==> flow/design.v <==
module decoder(
input [1:0]alu_fn,
output reg arith_enable,cmp_enable,logic_enable,shift_enable
);
always @(*) begin
        arith_enable=0;
        logic_enable=0;
        cmp_enable=0;
        shift_enable=0;
    case (alu_fn)
       2'b00: arith_enable=1;
       2'b01: logic_enable=1;
       2'b10: cmp_enable=1;
       2'b11: shift_enable=1;
    endcase
end
endmodule
module arith_unit#(parameter in_data_width=16,out_data_width=32)(
input signed [in_data_width-1:0]A,B,
input clk,rst,arith_enable,
input [1:0]alu_fn,
output  carry_out,
output reg arith_flag,
output reg signed[out_data_width-1:0]arith_out
);
assign carry_out=arith_out[in_data_width];
always @(posedge clk , negedge rst) begin
    if(!rst)begin
        arith_flag<=0;
        arith_out<=0;
    end
    else if(arith_enable) begin
        arith_flag<=1;
    case (alu_fn)
        2'b00: arith_out<=A + B;
        2'b01: arith_out<=A - B;
        2'b10: arith_out<=A * B;
        2'b11: arith_out<=(B == 0) ? 0 : A / B;
    endcase
    end
    else begin
        arith_flag<=0;
        arith_out<=0;
    end
end
endmodule
module logic_unit#(parameter in_data_width=16,out_data_width=16)(
input signed[in_data_width-1:0]  A,B,
input clk,rst,logic_enable,
input [1:0]alu_fn,
output reg logic_flag,
output reg [out_data_width-1:0]logic_out
);
reg logic_flag_next;
reg [out_data_width-1:0]logic_out_next;
always @(posedge clk , negedge rst) begin
    if(!rst)begin
        logic_out<=0;
        logic_flag<=0;
    end
    else begin
        logic_out<=logic_out_next;
        logic_flag<=logic_flag_next;
    end    
end
always @(*) begin
    if(logic_enable) begin
        logic_flag_next=1;
    case (alu_fn)
        2'b00: logic_out_next= A & B;
        2'b01: logic_out_next= A | B;
        2'b10: logic_out_next=~(A & B);
        2'b11: logic_out_next=~(A | B);
    endcase
    end
    else begin
        logic_flag_next=0;
        logic_out_next=0;
    end
end
endmodule
module cmp_unit#(parameter in_data_width=16,out_data_width=16)(
input [in_data_width-1:0]A,B,
input clk,rst,cmp_enable,
input [1:0]alu_fn,
output reg cmp_flag,
output reg [out_data_width-1:0]cmp_out
);
always @(posedge clk , negedge rst) begin
    if(!rst)begin
        cmp_out<=0;
        cmp_flag<=0;
    end
    else if(cmp_enable) begin
        cmp_flag<=1;
    case (alu_fn)
        2'b00: cmp_out<=0;
        2'b01: cmp_out<=(A==B)?1:0;
        2'b10: cmp_out<=(A>B)?2:0;
        2'b11: cmp_out<=(A<B)?3:0;
    endcase
    end
    else begin
        cmp_out<=0;
        cmp_flag<=0;
    end
end
endmodule
module shift_unit#(parameter in_data_width=16,out_data_width=16)(
input [in_data_width-1:0]A,B,
input clk,rst,shift_enable,
input [1:0]alu_fn,
output reg shift_flag,
output reg [out_data_width-1:0]shift_out
);
always @(posedge clk , negedge rst) begin
    if(!rst)begin
        shift_flag<=0;
        shift_out<=0;
    end
    else if(shift_enable) begin
        shift_flag<=1;
    case (alu_fn)
        2'b00: shift_out<=A>>1;
        2'b01: shift_out<=A<<1;
        2'b10: shift_out<=B>>1;
        2'b11: shift_out<=B<<1;
    endcase
    end
    else begin
        shift_flag<=0;
        shift_out<=0;
    end
end
endmodule
module parameterized_signed_alu #(parameter in_data_width=16,out_data_width=16,arith_out_data_width=32)(
input signed [in_data_width-1:0]A,B,
input clk,rst,
input [3:0]alu_fn,
output shift_flag,arith_flag,logic_flag,cmp_flag,carry_out,
output [out_data_width-1:0]shift_out,logic_out,cmp_out,
output signed[arith_out_data_width-1:0] arith_out
);
wire arith_enable,shift_enable,logic_enable,cmp_enable;
arith_unit dut0(
.A(A),
.B(B),
.clk(clk),
.rst(rst),
.arith_enable(arith_enable),
.alu_fn(alu_fn[1:0]),
.carry_out(carry_out),
.arith_flag(arith_flag),
.arith_out(arith_out)
);
logic_unit dut1(
.A(A),
.B(B),
.clk(clk),
.rst(rst),
.logic_enable(logic_enable),
.alu_fn(alu_fn[1:0]),
.logic_flag(logic_flag),
.logic_out(logic_out)
);
cmp_unit   dut2(
.A(A),
.B(B),
.clk(clk),
.rst(rst),
.cmp_enable(cmp_enable),
.alu_fn(alu_fn[1:0]),
.cmp_flag(cmp_flag),
.cmp_out(cmp_out)
);
shift_unit dut3(
.A(A),
.B(B),
.clk(clk),
.rst(rst),
.shift_enable(shift_enable),
.alu_fn(alu_fn[1:0]),
.shift_flag(shift_flag),
.shift_out(shift_out)
);
decoder dut4(
.alu_fn(alu_fn[3:2]),
.arith_enable(arith_enable),
.cmp_enable(cmp_enable),
.logic_enable(logic_enable),
.shift_enable(shift_enable)
);
endmodule
Appendix: tool output

From RTL to reports: parameterized_signed_alu. Tool output for the design above before and after an edit, in the order of the flow. Lines under "before" count in the file above, lines under "after" in the edited file. "change" is "after" less "before", of the values as shown; "relative change" is that difference over "before", in percent. The mark -- stands for no value.

Design top: parameterized_signed_alu. Clock: clk. Cell library: sky130hd. Corner: tt_025C_1v80.

The edit. Unified diff, file above to edited file. The edited RTL no longer does the same as the RTL above: the edit was made by script, with no optimisation intended.

```diff
@@ -164,4 +164,6 @@
 .logic_out(logic_out)
 );
+wire [out_data_width-1:0] cmp_out_0, cmp_out_1;
+wire cmp_flag_0, cmp_flag_1;
 cmp_unit   dut2(
 .A(A),
@@ -171,7 +173,11 @@
 .cmp_enable(cmp_enable),
 .alu_fn(alu_fn[1:0]),
-.cmp_flag(cmp_flag),
-.cmp_out(cmp_out)
+.cmp_flag(cmp_flag_0),
+.cmp_out(cmp_out_0)
 );
+cmp_unit dut2_x (.A(A), .B(B), .clk(clk), .rst(rst), .cmp_enable(~cmp_enable),
+    .alu_fn(alu_fn[1:0]), .cmp_flag(cmp_flag_1), .cmp_out(cmp_out_1));
+assign cmp_out = cmp_out_0 ^ cmp_out_1;
+assign cmp_flag = cmp_flag_0 ^ cmp_flag_1;
 shift_unit dut3(
 .A(A),
```

After elaboration. Counts by Yosys on the flattened word-level netlist (proc, flatten, opt, wreduce; memories kept). Register bits leave out memories and registers merged into their read ports (data or address); mux counts leave out enables and synchronous resets folded into registers. Print and check cells are left out. Cells with the same type and inputs are merged into one.

Word-level totals: output and inout port bits (before 85, after 85, change 0, relative change 0.00%); flip-flop bits (word level) (before 84, after 101, change +17, relative change +20.24%); elaborated cells (before 52, after 58, change +6, relative change +11.54%); input port bits (before 38, after 38, change 0, relative change 0.00%).

Operators by class: multiply operators (before 1, after 1, change 0, relative change 0.00%); muxes and demuxes (before 20, after 22, change +2, relative change +10.00%); magnitude comparators (before 2, after 2, change 0, relative change 0.00%); reduce/logical cells (before 7, after 7, change 0, relative change 0.00%); add/sub/neg operators (before 2, after 2, change 0, relative change 0.00%); bitwise operators (before 4, after 6, change +2, relative change +50.00%); equality and inequality tests (before 7, after 7, change 0, relative change 0.00%); divide/modulo/power cells (before 1, after 1, change 0, relative change 0.00%).

Operators by type and width: 1-bit 2-to-1 mux (before 5, after 6, change +1, relative change +20.00%); 16-bit 2-to-1 mux (before 3, after 4, change +1, relative change +33.33%); 1-bit XOR (before 0, after 1, change +1); 16-bit XOR (before 0, after 1, change +1).

Operator kinds equal on both sides are left out: 20.

Depth. Depth = most cells in a row (Yosys ltp): at word level without a register or memory, in the mapped netlist without a sequential cell, where the memories' decode and read muxes count.

Logic depth: depth in word-level cells (before 4, after 4, change 0, relative change 0.00%); ABC_AREA (before 0, after 0); mapped depth (before 368, after 364, change -4, relative change -1.09%).

After synthesis. The flow's flattened synthesis, as Yosys stat reports it; memories are mapped. The netlist is that of the ABC_AREA named above (0 if unset); the other value can give another one.

Synthesis totals: mapped flip-flops (before 70, after 73, change +3, relative change +4.29%); mapped cells (before 5857, after 6000, change +143, relative change +2.44%); area of sequential cells (um^2) (before 1751.7, after 1826.8, change +75.1, relative change +4.29%); synthesis area (um^2) (before 43364.1, after 44471.4, change +1107.3, relative change +2.55%).

Cells by type: sky130_fd_sc_hd__a31oi_1 (before 59, after 94, change +35, relative change +59.32%); sky130_fd_sc_hd__nor2_1 (before 597, after 624, change +27, relative change +4.52%); sky130_fd_sc_hd__a21o_1 (before 163, after 189, change +26, relative change +15.95%); sky130_fd_sc_hd__inv_1 (before 480, after 457, change -23, relative change -4.79%); sky130_fd_sc_hd__clkbuf_1 (before 167, after 144, change -23, relative change -13.77%); sky130_fd_sc_hd__a211oi_1 (before 48, after 71, change +23, relative change +47.92%); sky130_fd_sc_hd__mux2_2 (before 74, after 56, change -18, relative change -24.32%); sky130_fd_sc_hd__a21oi_1 (before 402, after 419, change +17, relative change +4.23%); sky130_fd_sc_hd__nand2b_1 (before 62, after 47, change -15, relative change -24.19%); sky130_fd_sc_hd__nor4_1 (before 21, after 35, change +14, relative change +66.67%); sky130_fd_sc_hd__o21ai_1 (before 12, after 26, change +14, relative change +116.67%); sky130_fd_sc_hd__buf_2 (before 8, after 22, change +14, relative change +175.00%); sky130_fd_sc_hd__buf_1 (before 30, after 43, change +13, relative change +43.33%); sky130_fd_sc_hd__o21a_1 (before 135, after 147, change +12, relative change +8.89%); sky130_fd_sc_hd__o31ai_1 (before 47, after 59, change +12, relative change +25.53%); sky130_fd_sc_hd__a221oi_1 (before 40, after 29, change -11, relative change -27.50%); sky130_fd_sc_hd__o21ai_0 (before 280, after 270, change -10, relative change -3.57%); sky130_fd_sc_hd__nor3_1 (before 151, after 161, change +10, relative change +6.62%).

Cell types equal on both sides are left out: 20. The list need not be complete. By module: a second synthesis without flattening, with its own total; a netlist apart from the flattened one above.

Unflattened totals: cell total of the unflattened synthesis (before 5976, after 6079, change +103, relative change +1.72%); area total of the unflattened synthesis (um^2) (before 44282.5, after 45079.5, change +797.0, relative change +1.80%).

Each row is one instance without its submodules.

By module, before: arith_unit (area 42072.9 um^2, times used 1, sequential area 825.8 um^2, cells 5776); logic_unit (area 807.0 um^2, times used 1, sequential area 425.4 um^2, cells 56); shift_unit (area 732.0 um^2, times used 1, sequential area 425.4 um^2, cells 55); cmp_unit (area 644.4 um^2, times used 1, sequential area 75.1 um^2, cells 85); decoder (area 26.3 um^2, times used 1, sequential area 0.0 um^2, cells 4); parameterized_signed_alu (area 0.0 um^2, times used 1, sequential area 0.0 um^2, cells 0).

By module, after: arith_unit (area 42072.9 um^2, times used 1, sequential area 825.8 um^2, cells 5776); cmp_unit (area 644.4 um^2, times used 2, sequential area 75.1 um^2, cells 85); logic_unit (area 807.0 um^2, times used 1, sequential area 425.4 um^2, cells 56); shift_unit (area 732.0 um^2, times used 1, sequential area 425.4 um^2, cells 55); parameterized_signed_alu (area 152.6 um^2, times used 1, sequential area 0.0 um^2, cells 18); decoder (area 26.3 um^2, times used 1, sequential area 0.0 um^2, cells 4).

Path before layout. OpenSTA on the mapped netlist: ideal clock, no wires. The path of least setup slack (recovery checks aside). Input and output delay are each 20% of the period. Register names are those of the netlist, which keeps one name where synthesis merged equal registers.

Path after synthesis: path kind (before input to register, after input to register); from (before in B[0], after in B[0]); to (before reg dut0.arith_out[28], after reg dut0.arith_out[28]); clock period (ps) (before 85000, after 85000, change 0, relative change 0.00%); path delay (ps) (before 72609, after 71710, change -899, relative change -1.24%); stages (before 330, after 334, change +4, relative change +1.21%); arrival (ps) (before 89477, after 88586, change -891, relative change -1.00%); setup slack (ps) (before -4608, after -3710, change +898); library setup time (ps) (before 132, after 124, change -8); input delay (ps) (before 17000, after 17000, change 0, relative change 0.00%); time at the first pin (ps) (before 17000, after 17000, change 0, relative change 0.00%); synthesis period reached (ps) (before 89608, after 88710, change -898, relative change -1.00%).

"path delay" = arrival - input delay + setup time. "stages": output pins that drive a net of the path, with the launching flip-flop's if there is one; two outputs of one cell count as two. "synthesis period reached" = period - worst setup slack (recovery checks aside). The figure is calculated, with input and output delays left at 20% of the set period. Between the ends stands the longest chain of elaborated cells between them, by number of cells; it is not shown to be the way that was timed. Of several equally long chains one is given. Each line given opens the expression or statement behind the cell; cells for indexed reads and writes are added by Yosys, which also makes memories of some case tables. A register here has more assigning lines than the two given.

On the way, after synthesis, before:
Path through: sky130_fd_sc_hd__inv_1 sky130_fd_sc_hd__buf_1 sky130_fd_sc_hd__ha_1 sky130_fd_sc_hd__or4b_2 sky130_fd_sc_hd__a2111oi_0 sky130_fd_sc_hd__o211ai_1 sky130_fd_sc_hd__nand2_1 sky130_fd_sc_hd__nand2_1 sky130_fd_sc_hd__nor3_1 sky130_fd_sc_hd__nand3_1 sky130_fd_sc_hd__nor2_1 sky130_fd_sc_hd__o21ai_0 sky130_fd_sc_hd__nor2_1 sky130_fd_sc_hd__ha_1 sky130_fd_sc_hd__o21a_1 sky130_fd_sc_hd__o21ai_0 sky130_fd_sc_hd__nor2b_1 sky130_fd_sc_hd__or3_1 (+294 left out) sky130_fd_sc_hd__nor2_1 sky130_fd_sc_hd__a21oi_1 sky130_fd_sc_hd__ha_1 sky130_fd_sc_hd__a21boi_0 sky130_fd_sc_hd__o21a_1 sky130_fd_sc_hd__o21a_1 sky130_fd_sc_hd__o21a_1 sky130_fd_sc_hd__o21ai_0 sky130_fd_sc_hd__a211o_1 sky130_fd_sc_hd__o21ai_0 sky130_fd_sc_hd__a211oi_1 sky130_fd_sc_hd__ha_1 sky130_fd_sc_hd__and2_1 sky130_fd_sc_hd__nand4_1 sky130_fd_sc_hd__o41ai_1 sky130_fd_sc_hd__xor2_1 sky130_fd_sc_hd__a221oi_1 sky130_fd_sc_hd__nor2_1. For length of the longest elaborated chain the number is 4.

RTL lines, path after synthesis, before: from (decl) (RTL line 137) `input signed [in_data_width-1:0]A,B,`; 16-bit by 16-bit divider with 32-bit output (RTL line 38) `2'b11: arith_out<=(B == 0) ? 0 : A / B;`; 32-bit 2-to-1 mux (RTL line 38); 32-bit case mux with 4-bit select (RTL line 34) `case (alu_fn)`; 32-bit 2-to-1 mux (RTL line 32) `else if(arith_enable) begin`; to (assign) (RTL line 35) `2'b00: arith_out<=A + B;`; to (assign) (RTL line 36) `2'b01: arith_out<=A - B;`; to (decl) (RTL line 24) `output reg signed[out_data_width-1:0]arith_out`.

On the way, after synthesis, after:
Path through: sky130_fd_sc_hd__inv_1 sky130_fd_sc_hd__buf_1 sky130_fd_sc_hd__ha_1 sky130_fd_sc_hd__nor3b_2 sky130_fd_sc_hd__nand4_1 sky130_fd_sc_hd__o21a_1 sky130_fd_sc_hd__nor4_2 sky130_fd_sc_hd__buf_4 sky130_fd_sc_hd__nand2_1 sky130_fd_sc_hd__clkbuf_1 sky130_fd_sc_hd__nor2_1 sky130_fd_sc_hd__nand2_1 sky130_fd_sc_hd__or3_1 sky130_fd_sc_hd__nor2_1 sky130_fd_sc_hd__ha_1 sky130_fd_sc_hd__o21a_1 sky130_fd_sc_hd__or3_1 sky130_fd_sc_hd__nor3_1 (+298 left out) sky130_fd_sc_hd__mux2i_1 sky130_fd_sc_hd__ha_1 sky130_fd_sc_hd__a21boi_0 sky130_fd_sc_hd__o21a_1 sky130_fd_sc_hd__o21a_1 sky130_fd_sc_hd__o21ai_0 sky130_fd_sc_hd__nand2b_1 sky130_fd_sc_hd__a21oi_1 sky130_fd_sc_hd__o21ai_0 sky130_fd_sc_hd__a41oi_1 sky130_fd_sc_hd__o211a_1 sky130_fd_sc_hd__ha_1 sky130_fd_sc_hd__and4_1 sky130_fd_sc_hd__clkbuf_1 sky130_fd_sc_hd__nor2b_1 sky130_fd_sc_hd__mux2i_1 sky130_fd_sc_hd__a21oi_1 sky130_fd_sc_hd__o31a_1. For length of the longest elaborated chain the number is 4.

RTL lines, path after synthesis, after: from (decl) (RTL line 137) `input signed [in_data_width-1:0]A,B,`; 16-bit by 16-bit divider with 32-bit output (RTL line 38) `2'b11: arith_out<=(B == 0) ? 0 : A / B;`; 32-bit 2-to-1 mux (RTL line 38); 32-bit case mux with 4-bit select (RTL line 34) `case (alu_fn)`; 32-bit 2-to-1 mux (RTL line 32) `else if(arith_enable) begin`; to (assign) (RTL line 35) `2'b00: arith_out<=A + B;`; to (assign) (RTL line 36) `2'b01: arith_out<=A - B;`; to (decl) (RTL line 24) `output reg signed[out_data_width-1:0]arith_out`.

Worst path after layout. From the final timing report of the runs of pair A: the path of least setup slack in the routed layout; clock arrival at registers is part of the times. The path's times are printed in steps of 10 ps; the period is the one set.

Path after layout: path kind (before input to register, after input to register); from (before in B[0], after in B[0]); to (before reg dut0.arith_out[6], after reg dut0.arith_out[5]); clock period (ps) (before 83200, after 83200, change 0, relative change 0.00%); stages (before 319, after 318, change -1, relative change -0.31%); library setup time (ps) (before 50, after 50, change 0); arrival (ps) (before 80850, after 81420, change +570, relative change +0.71%); input delay (ps) (before 16640, after 16640, change 0, relative change 0.00%); setup slack (ps) (before 2680, after 2100, change -580); time at the first pin (ps) (before 16640, after 16640, change 0, relative change 0.00%).

Between the ends stands the longest chain of elaborated cells between them, by number of cells; it is not shown to be the way that was timed. Of several equally long chains one is given. A register here has more assigning lines than the two given.

On the way, after layout, before:
Path through: sky130_fd_sc_hd__clkdlybuf4s50_1 sky130_fd_sc_hd__inv_2 sky130_fd_sc_hd__ha_2 sky130_fd_sc_hd__or4b_4 sky130_fd_sc_hd__a2111oi_4 sky130_fd_sc_hd__o211ai_1 sky130_fd_sc_hd__nand2_2 sky130_fd_sc_hd__nand2_1 sky130_fd_sc_hd__nor3_2 sky130_fd_sc_hd__nand3_1 sky130_fd_sc_hd__nor2_2 sky130_fd_sc_hd__o21ai_0 sky130_fd_sc_hd__nor2_1 sky130_fd_sc_hd__ha_1 sky130_fd_sc_hd__o21a_1 sky130_fd_sc_hd__o21ai_0 sky130_fd_sc_hd__nor2b_2 sky130_fd_sc_hd__or3_1 (+283 left out) sky130_fd_sc_hd__buf_4 sky130_fd_sc_hd__or3_1 sky130_fd_sc_hd__o21ai_0 sky130_fd_sc_hd__ha_1 sky130_fd_sc_hd__nor3_2 sky130_fd_sc_hd__a211o_1 sky130_fd_sc_hd__o21ai_0 sky130_fd_sc_hd__buf_4 sky130_fd_sc_hd__a211oi_4 sky130_fd_sc_hd__ha_2 sky130_fd_sc_hd__buf_4 sky130_fd_sc_hd__nand2_1 sky130_fd_sc_hd__o21ai_0 sky130_fd_sc_hd__xnor2_1 sky130_fd_sc_hd__buf_4 sky130_fd_sc_hd__a221oi_1 sky130_fd_sc_hd__a211oi_2 sky130_fd_sc_hd__buf_4. For length of the longest elaborated chain the number is 4.

RTL lines, path after layout, before: from (decl) (RTL line 137) `input signed [in_data_width-1:0]A,B,`; 16-bit by 16-bit divider with 32-bit output (RTL line 38) `2'b11: arith_out<=(B == 0) ? 0 : A / B;`; 32-bit 2-to-1 mux (RTL line 38); 32-bit case mux with 4-bit select (RTL line 34) `case (alu_fn)`; 32-bit 2-to-1 mux (RTL line 32) `else if(arith_enable) begin`; to (assign) (RTL line 35) `2'b00: arith_out<=A + B;`; to (assign) (RTL line 36) `2'b01: arith_out<=A - B;`; to (decl) (RTL line 24) `output reg signed[out_data_width-1:0]arith_out`.

On the way, after layout, after:
Path through: sky130_fd_sc_hd__clkdlybuf4s50_1 sky130_fd_sc_hd__inv_2 sky130_fd_sc_hd__ha_4 sky130_fd_sc_hd__or3b_4 sky130_fd_sc_hd__o41ai_4 sky130_fd_sc_hd__xnor2_2 sky130_fd_sc_hd__nor4_4 sky130_fd_sc_hd__nand2_2 sky130_fd_sc_hd__nor2_2 sky130_fd_sc_hd__nand2_1 sky130_fd_sc_hd__or3_1 sky130_fd_sc_hd__nor2_1 sky130_fd_sc_hd__ha_1 sky130_fd_sc_hd__o21a_1 sky130_fd_sc_hd__nor2_4 sky130_fd_sc_hd__nor2_1 sky130_fd_sc_hd__nand2_1 sky130_fd_sc_hd__nor2_1 (+282 left out) sky130_fd_sc_hd__ha_1 sky130_fd_sc_hd__a21o_1 sky130_fd_sc_hd__a21o_1 sky130_fd_sc_hd__a21oi_1 sky130_fd_sc_hd__nor2b_1 sky130_fd_sc_hd__o21ai_0 sky130_fd_sc_hd__nand2_1 sky130_fd_sc_hd__a41oi_2 sky130_fd_sc_hd__o211a_4 sky130_fd_sc_hd__nand4_1 sky130_fd_sc_hd__buf_4 sky130_fd_sc_hd__buf_12 sky130_fd_sc_hd__o21ai_2 sky130_fd_sc_hd__xnor2_1 sky130_fd_sc_hd__buf_4 sky130_fd_sc_hd__a221oi_1 sky130_fd_sc_hd__a211oi_2 sky130_fd_sc_hd__buf_4. For length of the longest elaborated chain the number is 4.

RTL lines, path after layout, after: from (decl) (RTL line 137) `input signed [in_data_width-1:0]A,B,`; 16-bit by 16-bit divider with 32-bit output (RTL line 38) `2'b11: arith_out<=(B == 0) ? 0 : A / B;`; 32-bit 2-to-1 mux (RTL line 38); 32-bit case mux with 4-bit select (RTL line 34) `case (alu_fn)`; 32-bit 2-to-1 mux (RTL line 32) `else if(arith_enable) begin`; to (assign) (RTL line 35) `2'b00: arith_out<=A + B;`; to (assign) (RTL line 36) `2'b01: arith_out<=A - B;`; to (decl) (RTL line 24) `output reg signed[out_data_width-1:0]arith_out`.

Measured runs. Runs of the flow (Yosys, OpenROAD) on both versions; the two runs of a pair have the same settings. The constraints put input and output delay at 20% of the set period each and load the outputs with 0.01 pF.

Flow settings, pair A:
The entry for period_ns reads 83.2. CAP_MARGIN: 20. CORE_MARGIN: 2. Under CORE_UTILIZATION stands 40. The figure for SLEW_MARGIN is 20.

Final reports, pair A: standard-cell area after layout (um^2) (before 57246.2, after 61028.5, change +3782.3, relative change +6.61%); utilization after layout (%) (before 53.3, after 55.2, change +1.9); area of the synthesized netlist (um^2) (before 43364.1, after 44471.4, change +1107.3, relative change +2.55%); worst setup slack after layout (ps) (before 2680, after 2100, change -580); die footprint (um^2) (before 111059.0, after 113862.0, change +2803.0, relative change +2.52%).

Flow settings, pair B:
For CELL_PAD_IN_SITES_GLOBAL_PLACEMENT the number is 0. Under CORE_UTILIZATION stands 21. For CTS_CLUSTER_SIZE the number is 25. For PLACE_DENSITY_LB_ADDON the number is 0.04. The entry for SETUP_SLACK_MARGIN reads -2.0. The entry for period_ns reads 92.0. CAP_MARGIN: 20. CORE_MARGIN: 2. The figure for SLEW_MARGIN is 20.

Final reports, pair B: standard-cell area after layout (um^2) (before 52524.1, after 52824.4, change +300.3, relative change +0.57%); utilization after layout (%) (before 25.6, after 25.2, change -0.4); area of the synthesized netlist (um^2) (before 43364.1, after 44471.4, change +1107.3, relative change +2.55%); worst setup slack after layout (ps) (before 2842, after 2495, change -347); die footprint (um^2) (before 210144.0, after 215468.0, change +5324.0, relative change +2.53%).
